==> flow/design.v <==
module softmax_4 (
    input wire clk,
    input wire reset,
    input wire start,
    input wire [15:0] in0, in1, in2, in3,     
    output reg [7:0] out0, out1, out2, out3, 
    output reg done
);
    parameter IDLE = 2'd0, EXP = 2'd1, DIVIDE = 2'd2, DONE = 2'd3;
    reg [1:0] state;
    reg [15:0] exp0, exp1, exp2, exp3;
    wire [17:0] sum_exp;
    reg [7:0] result0, result1, result2, result3;
    always @(posedge clk or posedge reset) begin
        if (reset)
            state <= IDLE;
        else begin
            case (state)
                IDLE:    state <= (start) ? EXP : IDLE;
                EXP:     state <= DIVIDE;
                DIVIDE:  state <= DONE;
                DONE:    state <= IDLE;
                default: state <= IDLE;
            endcase
        end
    end
    wire [31:0] x_sq0, x_sq1, x_sq2, x_sq3;
    assign x_sq0 = in0 * in0;
    assign x_sq1 = in1 * in1;
    assign x_sq2 = in2 * in2;
    assign x_sq3 = in3 * in3;
    assign sum_exp = exp0 + exp1 + exp2 + exp3;
    always @(posedge clk) begin
        if (reset) begin
            exp0 <= 0; exp1 <= 0; exp2 <= 0; exp3 <= 0;
            done <= 0;
        end else begin
            case (state)
                EXP: begin
                    exp0 <= 16'd256 + in0 + (x_sq0 >> 9);
                    exp1 <= 16'd256 + in1 + (x_sq1 >> 9);
                    exp2 <= 16'd256 + in2 + (x_sq2 >> 9);
                    exp3 <= 16'd256 + in3 + (x_sq3 >> 9);
                end
                DIVIDE: begin
                    if (sum_exp != 0) begin
                        result0 <= ({8'd0, exp0} * 24'd255) / sum_exp;
                        result1 <= ({8'd0, exp1} * 24'd255) / sum_exp;
                        result2 <= ({8'd0, exp2} * 24'd255) / sum_exp;
                        result3 <= ({8'd0, exp3} * 24'd255) / sum_exp;
                    end else begin
                        result0 <= 0;
                        result1 <= 0;
                        result2 <= 0;
                        result3 <= 0;
                    end
                end
                DONE: begin
                    out0 <= result0;
                    out1 <= result1;
                    out2 <= result2;
                    out3 <= result3;
                    done <= 1;
                end
                default: begin
                    done <= 0;
                end
            endcase
        end
    end
endmodule
======== Tool chain data of softmax_4 ========
The steps from the RTL of softmax_4 to its reports follow in flow order.
Lines are those of the file above, counted from 1.
Operators carry their Yosys type and port widths (W data, S select, Z words).
Cell names lack the library's common part.
The mark n/a stands for no value.
inputs
  top ..................................... softmax_4
  clock ................................... clk
  cell library ............................ sky130hd
  corner .................................. tt_025C_1v80

======== Word level ========
Yosys after proc, flatten, opt, wreduce and memory -nomap, before mapping. Memory bits, and registers merged into a memory's read port (data or address), are not among the register bits. Print and check cells are not counted. Equal cells are merged and count once.
bit counts
  bits of input ports ..................... 67
  bits in read-only memories .............. 0
  bits in latches ......................... 0
  bits in writable memories ............... 0
  memories kept ........................... 0
  output and inout bits ................... 33
  clocked read ports x word width ......... 0
  bits in registers ....................... 131
operators by class
  $mul .................................... 8
  bitwise operators ....................... 1
  div/mod/pow operators ................... 4
  shift operators ......................... 0
  muxes and demuxes ....................... 3
  reductions and logical operators ........ 5
  add/sub/neg operators ................... 11
  equal/unequal tests ..................... 3
  magnitude comparators ................... 0
operator list
  operator                 number
  $div A24 B18 Y24         4
  $mul A16 B16 Y25         4
  $mul A16 B8 Y24 const B  4
  $add A16 B16 Y16         4
  $add A9 B16 Y16 const A  4
  $add A17 B16 Y18         1
  $add A18 B16 Y18         1
  $reduce_bool A18 Y1      1
  $add A16 B16 Y17         1
  $pmux W2 S4              1
  $eq A2 B2 Y1 const B     2
  $reduce_and A2 Y1        2
  $eq A2 B1 Y1 const B     1
  $logic_not A2 Y1         1
  $reduce_or A2 Y1         1
  $pmux W1 S2              1
  $not A1 Y1               1
  $mux W1                  1

======== Logic depth ========
Longest topological path by Yosys (ltp), each cell counted once; first at word level (registers and memories cut), then after technology mapping (sequential cells cut; the memories' decode and read muxes count).
logic depth
  word-level depth ........................ 4
  ABC_AREA ................................ 0
  gate-level depth with buffers ........... 308
  mapped depth without buffers ............ 283

======== Netlist ========
Yosys stat after the flow's synthesis: flattened, memories mapped to cells. It holds for the ABC_AREA given above (unset counts as 0); a run with the other value may have another netlist.
The area totals of this step are shown rounded.
mapped netlist
  mapped flip-flops ....................... 133
  standard cells after synthesis .......... 12311
  cell area after synthesis ............... 99000 µm²
cells by type
  type      number  area in all (µm²)
  ha_1      1717    2.15E+04
  fa_1      916     1.83E+04
  inv_1     1480    5.56E+03
  nor2_1    1117    4.19E+03
  xnor2_1   451     3.95E+03
  mux2_2    346     3.9E+03
  o21a_1    517     3.88E+03
  a21oi_1   632     3.16E+03
  nand2_1   838     3.15E+03
  nor3_1    566     2.83E+03
  o21ai_0   480     2.4E+03
  a21o_1    311     2.33E+03
  edfxtp_1  64      1.92E+03
  xor2_1    218     1.91E+03
  and2_1    265     1657.84
  dfxtp_1   65      1.3E+03
  mux2i_1   106     1.06E+03
  o31ai_1   139     1.04E+03
Not listed: further types 105, cells in them 2083.

======== Path before layout ========
OpenSTA on the mapped netlist: ideal clock, no wires. The path of least setup slack (recovery checks aside). Input and output delay are each 20% of the period. Register names are those of the netlist, which keeps one name where synthesis merged equal registers.
timing path after synthesis
  path type ............................... register -> register
  from .................................... reg exp1[2]
  to ...................................... reg result3[0]
  path delay .............................. 62.335 ns
  path slack .............................. -2.334 ns
  path buffers ............................ 24
  arrival ................................. 62.043 ns
  library setup time ...................... 0.292 ns
  period .................................. 60.0 ns
  data required time ...................... 59.708 ns
  stages .................................. 284
  period reached after synthesis .......... 62.334 ns
"path delay" = arrival - input delay + setup time.
"stages" counts driving pins, that of a launching flip-flop among them; a cell with two outputs on the path counts twice.
"period reached after synthesis" = period - worst setup slack (recovery checks aside). The figure is calculated, with input and output delays left at 20% of the set period.
The rows between start and end are the longest chain of elaborated cells between them; the timing report does not say that the signal goes this way. Where chains are equally long, one stands for them.
A line is the first line of the expression or statement that the cell stems from. Yosys adds cells for indexed reads and writes and turns some case tables into memories.
between the ends, after synthesis
  cell sequence ........................... dfxtp_1 fa_1 fa_1 ha_1 a21o_1 a21oi_1 xnor2_1 o211ai_4 or4_4 nor4_4 nand2_2 nor2_1 a21oi_1 ha_1 o21a_1 nor2_1 o31ai_1 o31ai_2 [248 not listed] nor2_8 buf_6 mux2_1 ha_1 nor2b_1 o21ai_0 nand2b_1 a21oi_1 nor2b_1 o21ai_0 nand2b_1 a21oi_1 o31ai_1 a21o_1 a21oi_1 o311ai_0 a21oi_1 a21oi_1
  cells in the longest elaborated chain ... 4
  elaborated cells between the ends (all ways) .. 5
  RTL lines with such cells ............... 3
  classes of those cells .................. add/sub: 3; div: 1; reduce/logical: 1
RTL lines, path after synthesis
  what              line  text
  from (decl)       11    reg [15:0] exp0, exp1, exp2, exp3;
  from (assign)     35    exp0 <= 0; exp1 <= 0; exp2 <= 0; exp3 <= 0;
  from (assign)     41    exp1 <= 16'd256 + in1 + (x_sq1 >> 9);
  $add A16 B16 Y17  32    assign sum_exp = exp0 + exp1 + exp2 + exp3;
  $add A17 B16 Y18  32
  $add A18 B16 Y18  32
  $div A24 B18 Y24  50    result3 <= ({8'd0, exp3} * 24'd255) / sum_exp;
  to (assign)       50
  to (assign)       55    result3 <= 0;
  to (decl)         13    reg [7:0] result0, result1, result2, result3;

======== Worst path after layout ========
From the final timing report of flow run 1: the path of least setup slack in the routed layout; clock arrival at registers is part of the times.
timing path post-layout
  path type ............................... register -> register
  from .................................... reg exp2[1]
  to ...................................... reg result2[0]
  library setup time ...................... 0.29 ns
  path slack .............................. 5.17 ns
  stages .................................. 279
  arrival ................................. 68.60 ns
  path buffers ............................ 15
  data required time ...................... 73.77 ns
  period .................................. 73.5 ns
The rows between start and end are the longest chain of elaborated cells between them; the timing report does not say that the signal goes this way. Where chains are equally long, one stands for them.
between the ends, post-layout
  cell sequence ........................... dfxtp_1 fa_1 fa_1 ha_1 fa_1 a211o_1 and3_1 or3_1 buf_4 clkinv_8 o211ai_4 or4_4 nor4_4 buf_4 nand2_2 nor2_1 a21oi_1 ha_1 [243 not listed] ha_1 a21oi_1 nor2b_1 o21ai_0 nand2b_1 a21oi_1 nor2b_1 o21ai_0 nand2b_1 a21oi_1 o31ai_1 a21oi_1 nor2b_1 o21ai_0 nand2b_1 a21oi_1 and3_1 a31oi_1
  cells in the longest elaborated chain ... 3
  elaborated cells between the ends (all ways) .. 5
  RTL lines with such cells ............... 3
  classes of those cells .................. add/sub: 2; mul: 1; div: 1; reduce/logical: 1
RTL lines, path post-layout
  what              line  text
  from (decl)       11    reg [15:0] exp0, exp1, exp2, exp3;
  from (assign)     35    exp0 <= 0; exp1 <= 0; exp2 <= 0; exp3 <= 0;
  from (assign)     42    exp2 <= 16'd256 + in2 + (x_sq2 >> 9);
  $add A17 B16 Y18  32    assign sum_exp = exp0 + exp1 + exp2 + exp3;
  $add A18 B16 Y18  32
  $div A24 B18 Y24  49    result2 <= ({8'd0, exp2} * 24'd255) / sum_exp;
  to (assign)       49
  to (assign)       54    result2 <= 0;
  to (decl)         13    reg [7:0] result0, result1, result2, result3;

Subject: flow runs of softmax_4

Hi,

Stored flow runs of softmax_4 (3 of them; Yosys, OpenROAD, sky130hd). They differ in their settings and are not a sequence. Constraints: input delay and output delay 20% of the set period each, output load 0.01 pF.
"period achieved" is the run's clock period less its worst setup slack. It is reckoned from that one timing run; input and output delays stay at 20% of the period that was set.
"total power of the final layout" rests on the timing tool's default activity at the inputs, not on a simulated workload.
Results are given in rounded form.

---- flow run 1 ----
settings
  CAP_MARGIN = 25
  CELL_PAD_IN_SITES_GLOBAL_PLACEMENT = 1
  CORE_ASPECT_RATIO = 1.8
  CORE_MARGIN = 8
  CORE_UTILIZATION = 28
  GPL_TIMING_DRIVEN = 1
  MAX_ROUTING_LAYER = met4
  MIN_ROUTING_LAYER = met2
  PLACE_DENSITY_LB_ADDON = 0.24
  SLEW_MARGIN = 5
  period_ns = 73.5
results
  die area ................................ 370000 µm²
  area of the standard cells in the finished layout .. 110000 µm²
  worst setup slack after layout .......... 5.2 ns
  final worst hold slack .................. 0.41 ns
  period achieved ......................... 68.326 ns
  post-synthesis cell area ................ 99000 µm²
  total power of the final layout ......... 0.0045 W

---- flow run 2 ----
settings
  ABC_AREA = 0
  CAP_MARGIN = 40
  CELL_PAD_IN_SITES_DETAIL_PLACEMENT = 0
  CELL_PAD_IN_SITES_GLOBAL_PLACEMENT = 0
  CORE_ASPECT_RATIO = 0.54
  CORE_MARGIN = 3
  CORE_UTILIZATION = 36
  GPL_ROUTABILITY_DRIVEN = 0
  GPL_TIMING_DRIVEN = 0
  MAX_ROUTING_LAYER = met4
  MIN_ROUTING_LAYER = met2
  PLACE_DENSITY_LB_ADDON = 0.27
  SLEW_MARGIN = 5
  TNS_END_PERCENT = 5
  period_ns = 35.2
results
  incomplete, routing halted on GRT-0116

---- flow run 3 ----
settings
  CAP_MARGIN = 0
  CORE_UTILIZATION = 46
  CTS_CLUSTER_DIAMETER = 141
  GPL_ROUTABILITY_DRIVEN = 0
  GPL_TIMING_DRIVEN = 1
  PLACE_DENSITY_LB_ADDON = 0.24
  SETUP_SLACK_MARGIN = 5.0
  period_ns = 33.6
  CORE_MARGIN = 2
  SLEW_MARGIN = 20
results
  area of the standard cells in the finished layout .. 150000 µm²
  worst setup slack after layout .......... -20 ns
  die area ................................ 220000 µm²
  total power of the final layout ......... 0.012 W
  period achieved ......................... 53.225 ns
  final worst hold slack .................. 0.42 ns
  post-synthesis cell area ................ 99000 µm²

Regards
